==> flow/design.v <==
module PE_16( 
  input         clock, 
  input  [7:0]  io_in_a, 
  input  [7:0] io_in_b, 
  input  [15:0] io_in_d, 
  output [7:0]  io_out_a,
  output [7:0] io_out_b, 
  output [15:0] io_out_c,
  input         io_in_control_propagate, 
  output        io_out_control_propagate 
);
  wire [7:0] _T_36;    
  wire [7:0] _T_37;    
  wire [15:0] _T_38;   
  wire [15:0] _T_39;   
  wire [15:0] _GEN_20; 
  wire [15:0] _T_40; 
  wire [15:0] _T_41; 
  wire [15:0] _T_78; 
  wire [15:0] _T_79; 
  wire [15:0] _GEN_1; 
  wire [15:0] _GEN_13; 
  wire  _T_99; 
  wire [18:0] _GEN_25; 
  assign _T_36 = io_in_b;  
  assign _T_37 = $signed(_T_36);
  assign _T_38 = $signed(_T_37) * $signed(io_in_a); 
  assign _GEN_20 = _T_38; 
  assign _T_40 = $signed(_GEN_20) + $signed(_T_39); 
  assign _T_41 = $signed(_T_40); 
  assign io_out_a = io_in_a; 											
  assign io_out_b = io_in_b; 											
  assign io_out_control_propagate = io_in_control_propagate;			
double_buffer uutDB(.clock(clock),.io_in_control_propagate(io_in_control_propagate),.io_in_d(io_in_d),.io_in_c(_T_41),.c_fb(_T_39),.c_out(io_out_c)
    );
endmodule
module double_buffer(
input clock,
input io_in_control_propagate, 
input [15:0]io_in_d, 
input [15:0]io_in_c, 
output [15:0] c_fb,  
output [15:0] c_out 
    );
reg [15:0] c1_s; 
reg [15:0] c2_s;
always @(posedge clock) 
begin
 if (io_in_control_propagate)
	  begin
        c1_s <= io_in_d;
      end 
 else 
      begin
        c1_s <= io_in_c;
      end
if (!io_in_control_propagate) 
	  begin
        c2_s <= io_in_d;
      end 
 else 
	  begin
        c2_s <= io_in_c;
	  end
end
assign c_fb =io_in_control_propagate?c2_s:c1_s;
assign c_out=!io_in_control_propagate?c2_s:c1_s;
endmodule
module Tile( 
  input         clock, 
  input  [7:0]  io_in_a_0, 
  input  [7:0] io_in_b_0, 
  input  [15:0] io_in_d_0, 
  input         io_in_control_0_propagate, 
  output [7:0]  io_out_a_0, 
  output [15:0] io_out_c_0, 
  output [7:0] io_out_b_0, 
  output        io_out_control_0_propagate
);
  wire  tile_0_0_clock; 
  wire [7:0] tile_0_0_io_in_a; 
  wire [7:0] tile_0_0_io_in_b;
  wire [15:0] tile_0_0_io_in_d;
  wire [7:0] tile_0_0_io_out_a;
  wire [7:0] tile_0_0_io_out_b; 
  wire [15:0] tile_0_0_io_out_c; 
  wire  tile_0_0_io_in_control_propagate; 
  wire  tile_0_0_io_out_control_propagate;
  PE_16 tile_0_0 ( 
    .clock(tile_0_0_clock),
    .io_in_a(tile_0_0_io_in_a),
    .io_in_b(tile_0_0_io_in_b),
    .io_in_d(tile_0_0_io_in_d),
    .io_out_a(tile_0_0_io_out_a),
    .io_out_b(tile_0_0_io_out_b),
    .io_out_c(tile_0_0_io_out_c),
    .io_in_control_propagate(tile_0_0_io_in_control_propagate),
    .io_out_control_propagate(tile_0_0_io_out_control_propagate)
  );
  assign io_out_a_0 = tile_0_0_io_out_a; 
  assign io_out_c_0 = tile_0_0_io_out_c; 
  assign io_out_b_0 = tile_0_0_io_out_b; 
  assign io_out_control_0_propagate = tile_0_0_io_out_control_propagate;
  assign tile_0_0_clock = clock;
  assign tile_0_0_io_in_a = io_in_a_0; 
  assign tile_0_0_io_in_b = io_in_b_0; 
  assign tile_0_0_io_in_d = io_in_d_0; 
  assign tile_0_0_io_in_control_propagate = io_in_control_0_propagate; 
 endmodule
module Mesh( 
  input         clock, 
  input  [7:0]  io_in_a_0_0, 
  input  [7:0]  io_in_a_1_0, 
  input  [7:0]  io_in_a_2_0, 
  input  [7:0]  io_in_a_3_0, 
  input  [7:0]  io_in_d_0_0, 
  input  [7:0]  io_in_d_1_0, 
  input  [7:0]  io_in_d_2_0, 
  input  [7:0]  io_in_d_3_0, 
  input  [15:0]  io_in_b_0_0, 
  input  [15:0]  io_in_b_1_0, 
  input  [15:0]  io_in_b_2_0, 
  input  [15:0]  io_in_b_3_0, 
  input         io_in_control_0_0_propagate, 
  input         io_in_control_1_0_propagate, 
  input         io_in_control_2_0_propagate, 
  input         io_in_control_3_0_propagate, 
  output reg [15:0] io_out_c_0_0, 
  output reg [15:0] io_out_c_1_0, 
  output reg [15:0] io_out_c_2_0, 
  output reg [15:0] io_out_c_3_0
 );
  wire  mesh_0_0_clock; 		  			
  wire [7:0] mesh_0_0_io_in_a_0;  			
  wire [7:0] mesh_0_0_io_in_b_0; 			
  wire [15:0] mesh_0_0_io_in_d_0; 			
  wire  mesh_0_0_io_in_control_0_propagate; 
  wire [7:0] mesh_0_0_io_out_a_0; 			
  wire [15:0] mesh_0_0_io_out_c_0;			
  wire [7:0] mesh_0_0_io_out_b_0;			
  wire  mesh_0_0_io_out_control_0_propagate;
  wire  mesh_0_1_clock; 
  wire [7:0] mesh_0_1_io_in_a_0; 
  wire [7:0] mesh_0_1_io_in_b_0;
  wire [15:0] mesh_0_1_io_in_d_0;
  wire  mesh_0_1_io_in_control_0_propagate; 
  wire [7:0] mesh_0_1_io_out_a_0; 
  wire [15:0] mesh_0_1_io_out_c_0;
  wire [7:0] mesh_0_1_io_out_b_0;
  wire  mesh_0_1_io_out_control_0_propagate; 
  wire  mesh_0_2_clock; 			
  wire [7:0] mesh_0_2_io_in_a_0; 	
  wire [7:0] mesh_0_2_io_in_b_0; 	
  wire [15:0] mesh_0_2_io_in_d_0; 	
  wire  mesh_0_2_io_in_control_0_propagate; 
  wire [7:0] mesh_0_2_io_out_a_0; 
  wire [15:0] mesh_0_2_io_out_c_0;
  wire [7:0] mesh_0_2_io_out_b_0;
  wire  mesh_0_2_io_out_control_0_propagate; 
  wire  mesh_0_3_clock; 		 
  wire [7:0] mesh_0_3_io_in_a_0; 
  wire [7:0] mesh_0_3_io_in_b_0;
  wire [15:0] mesh_0_3_io_in_d_0;
  wire  mesh_0_3_io_in_control_0_propagate; 
  wire [7:0] mesh_0_3_io_out_a_0; 
  wire [15:0] mesh_0_3_io_out_c_0;
  wire [7:0] mesh_0_3_io_out_b_0;
  wire  mesh_0_3_io_out_control_0_propagate; 
  wire  mesh_1_0_clock;
  wire [7:0] mesh_1_0_io_in_a_0; 
  wire [7:0] mesh_1_0_io_in_b_0;
  wire [15:0] mesh_1_0_io_in_d_0;
  wire  mesh_1_0_io_in_control_0_propagate; 
  wire [7:0] mesh_1_0_io_out_a_0; 
  wire [15:0] mesh_1_0_io_out_c_0;
  wire [7:0] mesh_1_0_io_out_b_0;
  wire  mesh_1_0_io_out_control_0_propagate;
  wire  mesh_1_1_clock; 		 
  wire [7:0] mesh_1_1_io_in_a_0; 
  wire [7:0] mesh_1_1_io_in_b_0;
  wire [15:0] mesh_1_1_io_in_d_0;
  wire  mesh_1_1_io_in_control_0_propagate; 
  wire [7:0] mesh_1_1_io_out_a_0; 			
  wire [15:0] mesh_1_1_io_out_c_0;			
  wire [7:0] mesh_1_1_io_out_b_0;			
  wire  mesh_1_1_io_out_control_0_propagate;
  wire  mesh_1_2_clock; 
  wire [7:0] mesh_1_2_io_in_a_0; 
  wire [7:0] mesh_1_2_io_in_b_0;
  wire [15:0] mesh_1_2_io_in_d_0;
  wire  mesh_1_2_io_in_control_0_propagate; 
  wire [7:0] mesh_1_2_io_out_a_0; 
  wire [15:0] mesh_1_2_io_out_c_0;
  wire [7:0] mesh_1_2_io_out_b_0;
  wire  mesh_1_2_io_out_control_0_propagate;
  wire  mesh_1_3_clock; 		 
  wire [7:0] mesh_1_3_io_in_a_0; 
  wire [7:0] mesh_1_3_io_in_b_0;
  wire [15:0] mesh_1_3_io_in_d_0;
  wire  mesh_1_3_io_in_control_0_propagate; 
  wire [7:0] mesh_1_3_io_out_a_0; 
  wire [15:0] mesh_1_3_io_out_c_0;
  wire [7:0] mesh_1_3_io_out_b_0;
  wire  mesh_1_3_io_out_control_0_propagate;
  wire  mesh_2_0_clock; 
  wire [7:0] mesh_2_0_io_in_a_0; 
  wire [7:0] mesh_2_0_io_in_b_0;
  wire [15:0] mesh_2_0_io_in_d_0;
  wire  mesh_2_0_io_in_control_0_propagate; 
  wire [7:0] mesh_2_0_io_out_a_0; 			
  wire [15:0] mesh_2_0_io_out_c_0;			
  wire [7:0] mesh_2_0_io_out_b_0;			
  wire  mesh_2_0_io_out_control_0_propagate;
  wire  mesh_2_1_clock;						
  wire [7:0] mesh_2_1_io_in_a_0; 			
  wire [7:0] mesh_2_1_io_in_b_0;			
  wire [15:0] mesh_2_1_io_in_d_0;			
  wire  mesh_2_1_io_in_control_0_propagate; 
  wire [7:0] mesh_2_1_io_out_a_0; 			
  wire [15:0] mesh_2_1_io_out_c_0;			
  wire [7:0] mesh_2_1_io_out_b_0;			
  wire  mesh_2_1_io_out_control_0_propagate;
  wire  mesh_2_2_clock; 		 			
  wire [7:0] mesh_2_2_io_in_a_0; 			
  wire [7:0] mesh_2_2_io_in_b_0;			
  wire [15:0] mesh_2_2_io_in_d_0;			
  wire  mesh_2_2_io_in_control_0_propagate; 
  wire [7:0] mesh_2_2_io_out_a_0; 			
  wire [15:0] mesh_2_2_io_out_c_0;			
  wire [7:0] mesh_2_2_io_out_b_0;			
  wire  mesh_2_2_io_out_control_0_propagate;
  wire  mesh_2_3_clock; 		 			
  wire [7:0] mesh_2_3_io_in_a_0; 			
  wire [7:0] mesh_2_3_io_in_b_0;			
  wire [15:0] mesh_2_3_io_in_d_0;			
  wire  mesh_2_3_io_in_control_0_propagate; 
  wire [7:0] mesh_2_3_io_out_a_0; 			
  wire [15:0] mesh_2_3_io_out_c_0;			
  wire [7:0] mesh_2_3_io_out_b_0;			
  wire  mesh_2_3_io_out_control_0_propagate;
  wire  mesh_3_0_clock;			 
  wire [7:0] mesh_3_0_io_in_a_0; 
  wire [7:0] mesh_3_0_io_in_b_0;
  wire [15:0] mesh_3_0_io_in_d_0;
  wire  mesh_3_0_io_in_control_0_propagate; 
  wire [7:0] mesh_3_0_io_out_a_0; 
  wire [15:0] mesh_3_0_io_out_c_0;
  wire [7:0] mesh_3_0_io_out_b_0;
  wire  mesh_3_0_io_out_control_0_propagate;
  wire  mesh_3_1_clock; 		 
  wire [7:0] mesh_3_1_io_in_a_0; 
  wire [7:0] mesh_3_1_io_in_b_0;
  wire [15:0] mesh_3_1_io_in_d_0;
  wire  mesh_3_1_io_in_control_0_propagate; 
  wire [7:0] mesh_3_1_io_out_a_0; 
  wire [15:0] mesh_3_1_io_out_c_0;
  wire [7:0] mesh_3_1_io_out_b_0;
  wire  mesh_3_1_io_out_control_0_propagate;
  wire  mesh_3_2_clock; 
  wire [7:0] mesh_3_2_io_in_a_0; 
  wire [7:0] mesh_3_2_io_in_b_0;
  wire [15:0] mesh_3_2_io_in_d_0;
  wire  mesh_3_2_io_in_control_0_propagate; 
  wire [7:0] mesh_3_2_io_out_a_0; 
  wire [15:0] mesh_3_2_io_out_c_0;
  wire [7:0] mesh_3_2_io_out_b_0;
  wire  mesh_3_2_io_out_control_0_propagate;
  wire  mesh_3_3_clock;
  wire [7:0] mesh_3_3_io_in_a_0; 
  wire [7:0] mesh_3_3_io_in_b_0;
  wire [15:0] mesh_3_3_io_in_d_0;
  wire  mesh_3_3_io_in_control_0_propagate; 
  wire [7:0] mesh_3_3_io_out_a_0; 
  wire [15:0] mesh_3_3_io_out_c_0;
  wire [7:0] mesh_3_3_io_out_b_0;
  wire  mesh_3_3_io_out_control_0_propagate;
  reg [7:0] _T_1_0; 
  reg [7:0] _T_2_0; 
  reg [7:0] _T_3_0; 
  reg [7:0] _T_4_0; 
  reg [7:0] _T_10_0;
  reg [7:0] _T_11_0;
  reg [7:0] _T_12_0; 
  reg [7:0] _T_13_0; 
  reg [7:0] _T_19_0; 
  reg [7:0] _T_20_0; 
  reg [7:0] _T_21_0; 
  reg [7:0] _T_22_0; 
  reg [7:0] _T_28_0;  
  reg [7:0] _T_29_0;  
  reg [7:0] _T_30_0;  
  reg [7:0] _T_31_0;  
  reg [7:0]  _T_74_0;
  reg [7:0]  _T_75_0; 
  reg [7:0]  _T_76_0; 
  reg [7:0]  _T_77_0; 
  reg [7:0]  _T_84_0;
  reg [7:0]  _T_85_0; 
  reg [7:0]  _T_86_0; 
  reg [7:0]  _T_87_0; 
  reg [7:0]  _T_94_0; 
  reg [7:0]  _T_95_0; 
  reg [7:0]  _T_96_0; 
  reg [7:0]  _T_97_0; 
  reg [7:0]  _T_98_0; 
  reg [7:0]  _T_99_0; 
  reg [7:0]  _T_100_0;
  reg [7:0]  _T_101_0; 
  reg [7:0]  _T_104_0; 
  reg [7:0]  _T_105_0; 
  reg [7:0]  _T_106_0; 
  reg [7:0]  _T_107_0; 
  reg [15:0] _T_154_0;
  reg [15:0] _T_155_0; 
  reg [15:0] _T_156_0; 
  reg [15:0] _T_157_0; 
  reg [15:0] _T_164_0; 
  reg [15:0] _T_165_0;
  reg [15:0] _T_166_0;
  reg [15:0] _T_167_0;
  reg [15:0] _T_174_0; 
  reg [15:0] _T_175_0;
  reg [15:0] _T_176_0;
  reg [15:0] _T_177_0;
  reg [15:0] _T_184_0; 
  reg [15:0] _T_185_0;
  reg [15:0] _T_186_0;
  reg [15:0] _T_187_0;
  reg  _T_236; 
  reg  _T_239; 
  reg  _T_242; 
  reg  _T_245; 
  reg  _T_262; 
  reg  _T_265; 
  reg  _T_268; 
  reg  _T_271; 
  reg  _T_288; 
  reg  _T_291; 
  reg  _T_294; 
  reg  _T_297; 
  reg  _T_314; 
  reg  _T_317; 
  reg  _T_320; 
  reg  _T_323; 
  Tile mesh_0_0 ( 
    .clock(mesh_0_0_clock),
    .io_in_a_0(mesh_0_0_io_in_a_0),
    .io_in_b_0(mesh_0_0_io_in_b_0),
    .io_in_d_0(mesh_0_0_io_in_d_0),
    .io_in_control_0_propagate(mesh_0_0_io_in_control_0_propagate),
    .io_out_a_0(mesh_0_0_io_out_a_0),
    .io_out_c_0(mesh_0_0_io_out_c_0),
    .io_out_b_0(mesh_0_0_io_out_b_0),
    .io_out_control_0_propagate(mesh_0_0_io_out_control_0_propagate)
  );
  Tile mesh_0_1 ( 
    .clock(mesh_0_1_clock),
    .io_in_a_0(mesh_0_1_io_in_a_0),
    .io_in_b_0(mesh_0_1_io_in_b_0),
    .io_in_d_0(mesh_0_1_io_in_d_0),
    .io_in_control_0_propagate(mesh_0_1_io_in_control_0_propagate),
    .io_out_a_0(mesh_0_1_io_out_a_0),
    .io_out_c_0(mesh_0_1_io_out_c_0),
    .io_out_b_0(mesh_0_1_io_out_b_0),
    .io_out_control_0_propagate(mesh_0_1_io_out_control_0_propagate)
  );
  Tile mesh_0_2 ( 
    .clock(mesh_0_2_clock),
    .io_in_a_0(mesh_0_2_io_in_a_0),
    .io_in_b_0(mesh_0_2_io_in_b_0),
    .io_in_d_0(mesh_0_2_io_in_d_0),
    .io_in_control_0_propagate(mesh_0_2_io_in_control_0_propagate),
    .io_out_a_0(mesh_0_2_io_out_a_0),
    .io_out_c_0(mesh_0_2_io_out_c_0),
    .io_out_b_0(mesh_0_2_io_out_b_0),
    .io_out_control_0_propagate(mesh_0_2_io_out_control_0_propagate)
  );
  Tile mesh_0_3 (
    .clock(mesh_0_3_clock),
    .io_in_a_0(mesh_0_3_io_in_a_0),
    .io_in_b_0(mesh_0_3_io_in_b_0),
    .io_in_d_0(mesh_0_3_io_in_d_0),
    .io_in_control_0_propagate(mesh_0_3_io_in_control_0_propagate),
    .io_out_a_0(mesh_0_3_io_out_a_0),
    .io_out_c_0(mesh_0_3_io_out_c_0),
    .io_out_b_0(mesh_0_3_io_out_b_0),
    .io_out_control_0_propagate(mesh_0_3_io_out_control_0_propagate)
  );
   Tile mesh_1_0 ( 
    .clock(mesh_1_0_clock),
    .io_in_a_0(mesh_1_0_io_in_a_0),
    .io_in_b_0(mesh_1_0_io_in_b_0),
    .io_in_d_0(mesh_1_0_io_in_d_0),
    .io_in_control_0_propagate(mesh_1_0_io_in_control_0_propagate),
    .io_out_a_0(mesh_1_0_io_out_a_0),
    .io_out_c_0(mesh_1_0_io_out_c_0),
    .io_out_b_0(mesh_1_0_io_out_b_0),
    .io_out_control_0_propagate(mesh_1_0_io_out_control_0_propagate)
  );
  Tile mesh_1_1 ( 
    .clock(mesh_1_1_clock),
    .io_in_a_0(mesh_1_1_io_in_a_0),
    .io_in_b_0(mesh_1_1_io_in_b_0),
    .io_in_d_0(mesh_1_1_io_in_d_0),
    .io_in_control_0_propagate(mesh_1_1_io_in_control_0_propagate),
    .io_out_a_0(mesh_1_1_io_out_a_0),
    .io_out_c_0(mesh_1_1_io_out_c_0),
    .io_out_b_0(mesh_1_1_io_out_b_0),
    .io_out_control_0_propagate(mesh_1_1_io_out_control_0_propagate)
     );
  Tile mesh_1_2 ( 
    .clock(mesh_1_2_clock),
    .io_in_a_0(mesh_1_2_io_in_a_0),
    .io_in_b_0(mesh_1_2_io_in_b_0),
    .io_in_d_0(mesh_1_2_io_in_d_0),
    .io_in_control_0_propagate(mesh_1_2_io_in_control_0_propagate),
    .io_out_a_0(mesh_1_2_io_out_a_0),
    .io_out_c_0(mesh_1_2_io_out_c_0),
    .io_out_b_0(mesh_1_2_io_out_b_0),
    .io_out_control_0_propagate(mesh_1_2_io_out_control_0_propagate)
      );
  Tile mesh_1_3 ( 
    .clock(mesh_1_3_clock),
    .io_in_a_0(mesh_1_3_io_in_a_0),
    .io_in_b_0(mesh_1_3_io_in_b_0),
    .io_in_d_0(mesh_1_3_io_in_d_0),
    .io_in_control_0_propagate(mesh_1_3_io_in_control_0_propagate),
    .io_out_a_0(mesh_1_3_io_out_a_0),
    .io_out_c_0(mesh_1_3_io_out_c_0),
    .io_out_b_0(mesh_1_3_io_out_b_0),
    .io_out_control_0_propagate(mesh_1_3_io_out_control_0_propagate)
      );
   Tile mesh_2_0 ( 
    .clock(mesh_2_0_clock),
    .io_in_a_0(mesh_2_0_io_in_a_0),
    .io_in_b_0(mesh_2_0_io_in_b_0),
    .io_in_d_0(mesh_2_0_io_in_d_0),
    .io_in_control_0_propagate(mesh_2_0_io_in_control_0_propagate),
    .io_out_a_0(mesh_2_0_io_out_a_0),
    .io_out_c_0(mesh_2_0_io_out_c_0),
    .io_out_b_0(mesh_2_0_io_out_b_0),
    .io_out_control_0_propagate(mesh_2_0_io_out_control_0_propagate)
     );
  Tile mesh_2_1 ( 
    .clock(mesh_2_1_clock),
    .io_in_a_0(mesh_2_1_io_in_a_0),
    .io_in_b_0(mesh_2_1_io_in_b_0),
    .io_in_d_0(mesh_2_1_io_in_d_0),
    .io_in_control_0_propagate(mesh_2_1_io_in_control_0_propagate),
    .io_out_a_0(mesh_2_1_io_out_a_0),
    .io_out_c_0(mesh_2_1_io_out_c_0),
    .io_out_b_0(mesh_2_1_io_out_b_0),
    .io_out_control_0_propagate(mesh_2_1_io_out_control_0_propagate)
     );
  Tile mesh_2_2 (
    .clock(mesh_2_2_clock),
    .io_in_a_0(mesh_2_2_io_in_a_0),
    .io_in_b_0(mesh_2_2_io_in_b_0),
    .io_in_d_0(mesh_2_2_io_in_d_0),
    .io_in_control_0_propagate(mesh_2_2_io_in_control_0_propagate),
    .io_out_a_0(mesh_2_2_io_out_a_0),
    .io_out_c_0(mesh_2_2_io_out_c_0),
    .io_out_b_0(mesh_2_2_io_out_b_0),
    .io_out_control_0_propagate(mesh_2_2_io_out_control_0_propagate)
     );
  Tile mesh_2_3 ( 
    .clock(mesh_2_3_clock),
    .io_in_a_0(mesh_2_3_io_in_a_0),
    .io_in_b_0(mesh_2_3_io_in_b_0),
    .io_in_d_0(mesh_2_3_io_in_d_0),
    .io_in_control_0_propagate(mesh_2_3_io_in_control_0_propagate),
    .io_out_a_0(mesh_2_3_io_out_a_0),
    .io_out_c_0(mesh_2_3_io_out_c_0),
    .io_out_b_0(mesh_2_3_io_out_b_0),
    .io_out_control_0_propagate(mesh_2_3_io_out_control_0_propagate)
     );
    Tile mesh_3_0 ( 
    .clock(mesh_3_0_clock),
    .io_in_a_0(mesh_3_0_io_in_a_0),
    .io_in_b_0(mesh_3_0_io_in_b_0),
    .io_in_d_0(mesh_3_0_io_in_d_0),
    .io_in_control_0_propagate(mesh_3_0_io_in_control_0_propagate),
    .io_out_a_0(mesh_3_0_io_out_a_0),
    .io_out_c_0(mesh_3_0_io_out_c_0),
    .io_out_b_0(mesh_3_0_io_out_b_0),
    .io_out_control_0_propagate(mesh_3_0_io_out_control_0_propagate)
  );
  Tile mesh_3_1 ( 
    .clock(mesh_3_1_clock),
    .io_in_a_0(mesh_3_1_io_in_a_0),
    .io_in_b_0(mesh_3_1_io_in_b_0),
    .io_in_d_0(mesh_3_1_io_in_d_0),
    .io_in_control_0_propagate(mesh_3_1_io_in_control_0_propagate),
    .io_out_a_0(mesh_3_1_io_out_a_0),
    .io_out_c_0(mesh_3_1_io_out_c_0),
    .io_out_b_0(mesh_3_1_io_out_b_0),
    .io_out_control_0_propagate(mesh_3_1_io_out_control_0_propagate)
  );
  Tile mesh_3_2 ( 
    .clock(mesh_3_2_clock),
    .io_in_a_0(mesh_3_2_io_in_a_0),
    .io_in_b_0(mesh_3_2_io_in_b_0),
    .io_in_d_0(mesh_3_2_io_in_d_0),
    .io_in_control_0_propagate(mesh_3_2_io_in_control_0_propagate),
    .io_out_a_0(mesh_3_2_io_out_a_0),
    .io_out_c_0(mesh_3_2_io_out_c_0),
    .io_out_b_0(mesh_3_2_io_out_b_0),
    .io_out_control_0_propagate(mesh_3_2_io_out_control_0_propagate)
  );
  Tile mesh_3_3 ( 
    .clock(mesh_3_3_clock),
    .io_in_a_0(mesh_3_3_io_in_a_0),
    .io_in_b_0(mesh_3_3_io_in_b_0),
    .io_in_d_0(mesh_3_3_io_in_d_0),
    .io_in_control_0_propagate(mesh_3_3_io_in_control_0_propagate),
    .io_out_a_0(mesh_3_3_io_out_a_0),
    .io_out_c_0(mesh_3_3_io_out_c_0),
    .io_out_b_0(mesh_3_3_io_out_b_0),
    .io_out_control_0_propagate(mesh_3_3_io_out_control_0_propagate)
   );
always @(posedge clock) begin
  io_out_c_0_0 <= mesh_3_0_io_out_c_0; 
  io_out_c_1_0 <= mesh_3_1_io_out_c_0; 
  io_out_c_2_0 <= mesh_3_2_io_out_c_0; 
  io_out_c_3_0 <= mesh_3_3_io_out_c_0; 
end
  assign mesh_0_0_clock = clock; 	  
  assign mesh_0_0_io_in_a_0 = _T_1_0; 
  assign mesh_0_0_io_in_b_0 = _T_74_0;
  assign mesh_0_0_io_in_d_0 = _T_154_0; 
  assign mesh_0_0_io_in_control_0_propagate = _T_236; 
  assign mesh_0_1_clock = clock; 		
  assign mesh_0_1_io_in_a_0 = _T_2_0; 	
  assign mesh_0_1_io_in_b_0 = _T_84_0; 
  assign mesh_0_1_io_in_d_0 = _T_164_0;
  assign mesh_0_1_io_in_control_0_propagate = _T_262; 
  assign mesh_0_2_clock = clock; 		
  assign mesh_0_2_io_in_a_0 = _T_3_0; 	
  assign mesh_0_2_io_in_b_0 = _T_94_0; 
  assign mesh_0_2_io_in_d_0 = _T_174_0;
  assign mesh_0_2_io_in_control_0_propagate = _T_288; 
  assign mesh_0_3_clock = clock; 		
  assign mesh_0_3_io_in_a_0 = _T_4_0; 	
  assign mesh_0_3_io_in_b_0 = _T_104_0;
  assign mesh_0_3_io_in_d_0 = _T_184_0;
  assign mesh_0_3_io_in_control_0_propagate = _T_314; 
  assign mesh_1_0_clock = clock; 		
  assign mesh_1_0_io_in_a_0 = _T_10_0; 	
  assign mesh_1_0_io_in_b_0 = _T_75_0; 	
  assign mesh_1_0_io_in_d_0 = _T_155_0; 
  assign mesh_1_0_io_in_control_0_propagate = _T_239; 
  assign mesh_1_1_clock = clock; 		
  assign mesh_1_1_io_in_a_0 = _T_11_0; 
  assign mesh_1_1_io_in_b_0 = _T_85_0; 
  assign mesh_1_1_io_in_d_0 = _T_165_0;
  assign mesh_1_1_io_in_control_0_propagate = _T_265; 
  assign mesh_1_2_clock = clock; 		
  assign mesh_1_2_io_in_a_0 = _T_12_0; 
  assign mesh_1_2_io_in_b_0 = _T_95_0; 
  assign mesh_1_2_io_in_d_0 = _T_175_0;
  assign mesh_1_2_io_in_control_0_propagate = _T_291; 
  assign mesh_1_3_clock = clock; 		
  assign mesh_1_3_io_in_a_0 = _T_13_0; 
  assign mesh_1_3_io_in_b_0 = _T_105_0;
  assign mesh_1_3_io_in_d_0 = _T_185_0;
  assign mesh_1_3_io_in_control_0_propagate = _T_317; 
  assign mesh_2_0_clock = clock; 		
  assign mesh_2_0_io_in_a_0 = _T_19_0; 
  assign mesh_2_0_io_in_b_0 = _T_76_0; 
  assign mesh_2_0_io_in_d_0 = _T_156_0;
  assign mesh_2_0_io_in_control_0_propagate = _T_242; 
  assign mesh_2_1_clock = clock; 		
  assign mesh_2_1_io_in_a_0 = _T_20_0; 
  assign mesh_2_1_io_in_b_0 = _T_86_0; 
  assign mesh_2_1_io_in_d_0 = _T_166_0;
  assign mesh_2_1_io_in_control_0_propagate = _T_268; 
  assign mesh_2_2_clock = clock; 		
  assign mesh_2_2_io_in_a_0 = _T_21_0; 
  assign mesh_2_2_io_in_b_0 = _T_96_0; 
  assign mesh_2_2_io_in_d_0 = _T_176_0;
  assign mesh_2_2_io_in_control_0_propagate = _T_294; 
  assign mesh_2_3_clock = clock; 		
  assign mesh_2_3_io_in_a_0 = _T_22_0; 
  assign mesh_2_3_io_in_b_0 = _T_106_0;
  assign mesh_2_3_io_in_d_0 = _T_186_0;
  assign mesh_2_3_io_in_control_0_propagate = _T_320; 
  assign mesh_3_0_clock = clock; 		
  assign mesh_3_0_io_in_a_0 = _T_28_0; 
  assign mesh_3_0_io_in_b_0 = _T_77_0; 
  assign mesh_3_0_io_in_d_0 = _T_157_0;
  assign mesh_3_0_io_in_control_0_propagate = _T_245; 
  assign mesh_3_1_clock = clock; 		
  assign mesh_3_1_io_in_a_0 = _T_29_0; 
  assign mesh_3_1_io_in_b_0 = _T_87_0; 
  assign mesh_3_1_io_in_d_0 = _T_167_0;
  assign mesh_3_1_io_in_control_0_propagate = _T_271; 
  assign mesh_3_2_clock = clock; 		
  assign mesh_3_2_io_in_a_0 = _T_30_0; 
  assign mesh_3_2_io_in_b_0 = _T_97_0; 
  assign mesh_3_2_io_in_d_0 = _T_177_0;
  assign mesh_3_2_io_in_control_0_propagate = _T_297; 
  assign mesh_3_3_clock = clock; 		
  assign mesh_3_3_io_in_a_0 = _T_31_0; 
  assign mesh_3_3_io_in_b_0 = _T_107_0;
  assign mesh_3_3_io_in_d_0 = _T_187_0;
  assign mesh_3_3_io_in_control_0_propagate = _T_323; 
  always @(posedge clock) begin
    _T_1_0 <= io_in_a_0_0;
    _T_2_0 <= mesh_0_0_io_out_a_0;
    _T_3_0 <= mesh_0_1_io_out_a_0;
    _T_4_0 <= mesh_0_2_io_out_a_0;
    _T_10_0 <= io_in_a_1_0;
    _T_11_0 <= mesh_1_0_io_out_a_0;
    _T_12_0 <= mesh_1_1_io_out_a_0;
    _T_13_0 <= mesh_1_2_io_out_a_0;
    _T_19_0 <= io_in_a_2_0;
    _T_20_0 <= mesh_2_0_io_out_a_0;
    _T_21_0 <= mesh_2_1_io_out_a_0;
    _T_22_0 <= mesh_2_2_io_out_a_0;
    _T_28_0 <= io_in_a_3_0;;
    _T_29_0 <= mesh_3_0_io_out_a_0;
    _T_30_0 <= mesh_3_1_io_out_a_0;
    _T_31_0 <= mesh_3_2_io_out_a_0;
    _T_74_0 <= io_in_d_0_0;
    _T_75_0 <= mesh_0_0_io_out_b_0;
    _T_76_0 <= mesh_1_0_io_out_b_0;
    _T_77_0 <= mesh_2_0_io_out_b_0;
    _T_84_0 <= io_in_d_1_0;
    _T_85_0 <= mesh_0_1_io_out_b_0;
    _T_86_0 <= mesh_1_1_io_out_b_0;
    _T_87_0 <= mesh_2_1_io_out_b_0;
    _T_94_0 <=  io_in_d_2_0;
    _T_95_0 <= mesh_0_2_io_out_b_0;
    _T_96_0 <= mesh_1_2_io_out_b_0;
    _T_97_0 <= mesh_2_2_io_out_b_0;
    _T_104_0 <= io_in_d_3_0;
    _T_105_0 <= mesh_0_3_io_out_b_0;
    _T_106_0 <= mesh_1_3_io_out_b_0;
    _T_107_0 <= mesh_2_3_io_out_b_0;
    _T_154_0 <= io_in_b_0_0;
    _T_155_0 <= mesh_0_0_io_out_c_0;
    _T_156_0 <= mesh_1_0_io_out_c_0;
    _T_157_0 <= mesh_2_0_io_out_c_0;
    _T_164_0 <= io_in_b_1_0;
    _T_165_0 <= mesh_0_1_io_out_c_0;
    _T_166_0 <= mesh_1_1_io_out_c_0;
    _T_167_0 <= mesh_2_1_io_out_c_0;
    _T_174_0 <= io_in_b_2_0;
    _T_175_0 <= mesh_0_2_io_out_c_0;
    _T_176_0 <= mesh_1_2_io_out_c_0;
    _T_177_0 <= mesh_2_2_io_out_c_0;
    _T_184_0 <= io_in_b_3_0;
    _T_185_0 <= mesh_0_3_io_out_c_0;
    _T_186_0 <= mesh_1_3_io_out_c_0;
    _T_187_0 <= mesh_2_3_io_out_c_0;
    _T_236 <= io_in_control_0_0_propagate;
    _T_239 <= mesh_0_0_io_out_control_0_propagate;
    _T_242 <= mesh_1_0_io_out_control_0_propagate;
    _T_245 <= mesh_2_0_io_out_control_0_propagate;
	_T_262 <=io_in_control_1_0_propagate;
    _T_265 <= mesh_0_1_io_out_control_0_propagate;
    _T_268 <= mesh_1_1_io_out_control_0_propagate;
    _T_271 <= mesh_2_1_io_out_control_0_propagate;
    _T_288 <=  io_in_control_2_0_propagate;
    _T_291 <= mesh_0_2_io_out_control_0_propagate;
    _T_294 <= mesh_1_2_io_out_control_0_propagate;
    _T_297 <= mesh_2_2_io_out_control_0_propagate;
    _T_314 <= io_in_control_3_0_propagate;
    _T_317 <= mesh_0_3_io_out_control_0_propagate;
    _T_320 <= mesh_1_3_io_out_control_0_propagate;
    _T_323 <= mesh_2_3_io_out_control_0_propagate;
  end
endmodule
### From RTL to reports: Mesh

What the tools print for Mesh, step after step.
Line numbers count from 1 in the design file above.
Library cell names are shortened.
A cell with n/a has no value.

* top: Mesh
* clock port: clock
* library: sky130hd
* corner: tt_025C_1v80

### After elaboration

Yosys after proc, flatten, opt, wreduce and memory -nomap, before mapping. Enables and synchronous resets that opt folds into registers are not counted as muxes. Memory bits, and registers merged into a memory's read port (data or address), are not among the register bits. Print and check cells are not counted. Equal cells are merged and count once.

* register bits after elaboration: 1104
* input port bits: 133
* output and inout bits: 64

* add/subtract/negate cells: 16
* multipliers: 16
* muxes and demuxes: 64

Operator list (number)
* multiplier 8 x 8 -> 16 bit: 16
* 2-to-1 mux 16 bit: 64
* adder 16 bit: 16

### Depth

Yosys ltp: most cells in a row. Word level: on the elaborated netlist, between registers, memories and ports. Mapped: between sequential cells and ports; inverters and the memories' decode and read muxes count.

* depth in word-level cells: 3
* ABC_AREA: 1
* mapped depth: 24
* depth with buffers taken out: 23

### Netlist

The flow's flattened synthesis, as Yosys stat reports it; memories are mapped. The netlist is that of the ABC_AREA named above (0 if unset); the other value can give another one.

Cells by type (number)
* fa_1: 1136
* dfxtp_1: 1104
* nand2_1: 2647
* inv_1: 2227
* ha_1: 592
* o21ai_0: 990
* nand3_1: 321
* clkbuf_1: 397
* xnor2_1: 134
* xor2_1: 95
* nor2_1: 203
* a21oi_1: 92
* nand3b_1: 26
* a31oi_1: 31
* nand4_1: 29
* buf_2: 36
* nor3_1: 30
* o21bai_1: 17

Not listed: further types 16, cells in them 124.

* cells in the netlist: 10231
* mapped area: 83571.4 um2
* area of sequential cells: 22101.2 um2
* mapped flip-flops: 1104
* buffer cells: 464

### Path before layout

OpenSTA on the mapped netlist: ideal clock, no wires. The path of least setup slack (recovery checks aside). Input and output delay are each 20% of the period. Register names are those of the netlist, which keeps one name where synthesis merged equal registers.

* path type: register to register
* from: reg _T_320
* to: reg mesh_2_3.tile_0_0.uutDB.c2_s[14]
* clock period: 5200 ps
* setup time: 129 ps
* launch time at the first pin: 0 ps
* data arrival time: 4606 ps
* data required time: 5071 ps
* path slack: 465 ps
* path delay: 4735 ps
* stages on the path: 20
* period reached after synthesis: 4735 ps

"path delay" is the arrival time less input delay plus setup time.
"stages on the path" counts driving pins, that of a launching flip-flop among them; a cell with two outputs on the path counts twice.
"period reached after synthesis" = period - worst setup slack (recovery checks aside). The figure is calculated, with input and output delays left at 20% of the set period.
The rows between start and end are the longest chain of elaborated cells between them; the timing report does not say that the signal goes this way. Where chains are equally long, one stands for them.
Each line given opens the expression or statement behind the cell; cells for indexed reads and writes are added by Yosys, which also makes memories of some case tables.

* path through: dfxtp_1 -> buf_2 -> clkbuf_1 -> o21ai_0 -> fa_1 -> inv_1 -> fa_1 -> inv_1 -> fa_1 -> inv_1 -> fa_1 -> fa_1 -> ha_1 -> a21oi_1 -> o21ai_0 -> nand2_1 -> nand4_1 -> or2_2 -> nand3_1 -> o21ai_0
* length of the longest elaborated chain: 3
* elaborated cells on any way between the ends: 3
* source lines of those cells: 3
* classes of those cells: 1 x add/sub; 2 x mux

Ends and longest elaborated chain, post-synthesis
* from (decl): RTL line 343 `reg  _T_320;`
* from (assign): RTL line 670 `_T_320 <= mesh_1_3_io_out_control_0_propagate;`
* 2-to-1 mux 16 bit: RTL line 66 `assign c_fb =io_in_control_propagate?c2_s:c1_s;`
* adder 16 bit: RTL line 29 `assign _T_40 = $signed(_GEN_20) + $signed(_T_39);`
* 2-to-1 mux 16 bit: RTL line 57 `if (!io_in_control_propagate)`
* to (assign): RTL line 59 `c2_s <= io_in_d;`
* to (assign): RTL line 63 `c2_s <= io_in_c;`
* to (decl): RTL line 46 `reg [15:0] c2_s;`

### Path in the finished layout

From the final timing report of record 1: the path of least setup slack in the routed layout; clock arrival at registers is part of the times.
The path's times are printed in steps of 10 ps; the period is the one set.

* path type: register to register
* from: reg _T_314
* to: reg mesh_0_3.tile_0_0.uutDB.c2_s[13]
* clock period: 5170 ps
* setup time: 110 ps
* launch time at the first pin: 710 ps
* data arrival time: 5600 ps
* data required time: 5780 ps
* path slack: 180 ps
* stages on the path: 20

The rows between start and end are the longest chain of elaborated cells between them; the timing report does not say that the signal goes this way. Where chains are equally long, one stands for them.

* path through: dfxtp_4 -> clkbuf_4 -> buf_2 -> nand2_1 -> o21ai_1 -> fa_1 -> inv_1 -> fa_1 -> inv_1 -> fa_1 -> inv_1 -> fa_1 -> fa_1 -> ha_1 -> a21oi_1 -> inv_1 -> o21ai_0 -> nand4_1 -> nand3_1 -> o21ai_0
* length of the longest elaborated chain: 3
* elaborated cells on any way between the ends: 3
* source lines of those cells: 3
* classes of those cells: 1 x add/sub; 2 x mux

Ends and longest elaborated chain, post-layout
* from (decl): RTL line 341 `reg  _T_314;`
* from (assign): RTL line 668 `_T_314 <= io_in_control_3_0_propagate;`
* 2-to-1 mux 16 bit: RTL line 66 `assign c_fb =io_in_control_propagate?c2_s:c1_s;`
* adder 16 bit: RTL line 29 `assign _T_40 = $signed(_GEN_20) + $signed(_T_39);`
* 2-to-1 mux 16 bit: RTL line 57 `if (!io_in_control_propagate)`
* to (assign): RTL line 59 `c2_s <= io_in_d;`
* to (assign): RTL line 63 `c2_s <= io_in_c;`
* to (decl): RTL line 46 `reg [15:0] c2_s;`

Ticket comment

Stored flow runs of Mesh (3 of them; Yosys, OpenROAD, sky130hd). They differ in their settings and are not a sequence. Constraints: input delay and output delay 20% of the set period each, output load 0.01 pF.
"reached clock period" means the clock period less the worst setup slack. The figure is calculated, with input and output delays left at 20% of the set period.
"time used up by the worst setup path" means the part of the period allowed to the worst setup path (the constraints hold back 20% at inputs and 20% at outputs) less its slack; where the path has registers, the arrival times of their clocks count too.
"time used up by the worst setup path" is given in steps of 10 ps.

### Record 1

==> flow/run.sh <==
#!/bin/bash
# the make line also repeats the synthesis and layout settings of config.mk as NAME=value (left out here)
make -C /OpenROAD-flow-scripts/flow DESIGN_CONFIG=/design/flow/config.mk WORK_HOME=/design/flow/orfs CLKGATE_MAP_FILE= finish
==> flow/config.mk <==
export PLATFORM = sky130hd
export DESIGN_NAME = Mesh
export DESIGN_NICKNAME = Mesh
export VERILOG_FILES = /design/flow/design.v
export SDC_FILE = /design/flow/constraint.sdc
export NUM_CORES = 4
export LEC_CHECK = 0
export ABC_AREA = 1
export CAP_MARGIN = 30
export CELL_PAD_IN_SITES_GLOBAL_PLACEMENT = 1
export CORE_MARGIN = 2
export CORE_UTILIZATION = 57
export CTS_CLUSTER_DIAMETER = 218
export CTS_CLUSTER_SIZE = 49
export GPL_TIMING_DRIVEN = 0
export PLACE_DENSITY_LB_ADDON = 0.22
export SLEW_MARGIN = 35
==> flow/constraint.sdc <==
create_clock -name core_clock -period 5.17 [get_ports {clock}]
set_input_delay 1.0340 -clock core_clock [delete_from_list [all_inputs] [get_ports {clock}]]
set_output_delay 1.0340 -clock core_clock [all_outputs]
set_load 0.01 [all_outputs]

Results of record 1:
- Time used up by the worst setup path: 4990 ps
- Kind of the worst setup path: register to register
- Worst setup slack after layout: 175 ps
- Worst-case hold slack: 354 ps
- Full die area: 149695.0 um2
- Std-cell area (final layout): 89349.4 um2
- Reached clock period: 4995 ps
- Synthesized cell area: 83571.4 um2

### Record 2

==> flow/run.sh <==
#!/bin/bash
# the make line also repeats the synthesis and layout settings of config.mk as NAME=value (left out here)
make -C /OpenROAD-flow-scripts/flow DESIGN_CONFIG=/design/flow/config.mk WORK_HOME=/design/flow/orfs CLKGATE_MAP_FILE= finish
==> flow/config.mk <==
export PLATFORM = sky130hd
export DESIGN_NAME = Mesh
export DESIGN_NICKNAME = Mesh
export VERILOG_FILES = /design/flow/design.v
export SDC_FILE = /design/flow/constraint.sdc
export NUM_CORES = 4
export LEC_CHECK = 0
export CAP_MARGIN = 20
export CORE_MARGIN = 2
export CORE_UTILIZATION = 40
export PLACE_DENSITY = 0.6
export SLEW_MARGIN = 20
==> flow/constraint.sdc <==
create_clock -name core_clock -period 5.07 [get_ports {clock}]
set_input_delay 1.0140 -clock core_clock [delete_from_list [all_inputs] [get_ports {clock}]]
set_output_delay 1.0140 -clock core_clock [all_outputs]
set_load 0.01 [all_outputs]

Results of record 2:
- Time used up by the worst setup path: 4900 ps
- Kind of the worst setup path: register to register
- Worst setup slack after layout: 171 ps
- Worst-case hold slack: 376 ps
- Full die area: 203293.0 um2
- Std-cell area (final layout): 90937.2 um2
- Reached clock period: 4899 ps
- Synthesized cell area: 79881.6 um2

### Record 3

==> flow/run.sh <==
#!/bin/bash
# the make line also repeats the synthesis and layout settings of config.mk as NAME=value (left out here)
make -C /OpenROAD-flow-scripts/flow DESIGN_CONFIG=/design/flow/config.mk WORK_HOME=/design/flow/orfs CLKGATE_MAP_FILE= finish
==> flow/config.mk <==
export PLATFORM = sky130hd
export DESIGN_NAME = Mesh
export DESIGN_NICKNAME = Mesh
export VERILOG_FILES = /design/flow/design.v
export SDC_FILE = /design/flow/constraint.sdc
export NUM_CORES = 4
export LEC_CHECK = 0
export CAP_MARGIN = 20
export CORE_MARGIN = 2
export CORE_UTILIZATION = 40
export PLACE_DENSITY = 0.6
export SLEW_MARGIN = 20
==> flow/constraint.sdc <==
create_clock -name core_clock -period 5.79 [get_ports {clock}]
set_input_delay 1.1580 -clock core_clock [delete_from_list [all_inputs] [get_ports {clock}]]
set_output_delay 1.1580 -clock core_clock [all_outputs]
set_load 0.01 [all_outputs]

Results of record 3:
- Time used up by the worst setup path: 5230 ps
- Kind of the worst setup path: register to register
- Worst setup slack after layout: 564 ps
- Worst-case hold slack: 375 ps
- Full die area: 203293.0 um2
- Std-cell area (final layout): 89652.2 um2
- Reached clock period: 5226 ps
- Synthesized cell area: 79881.6 um2
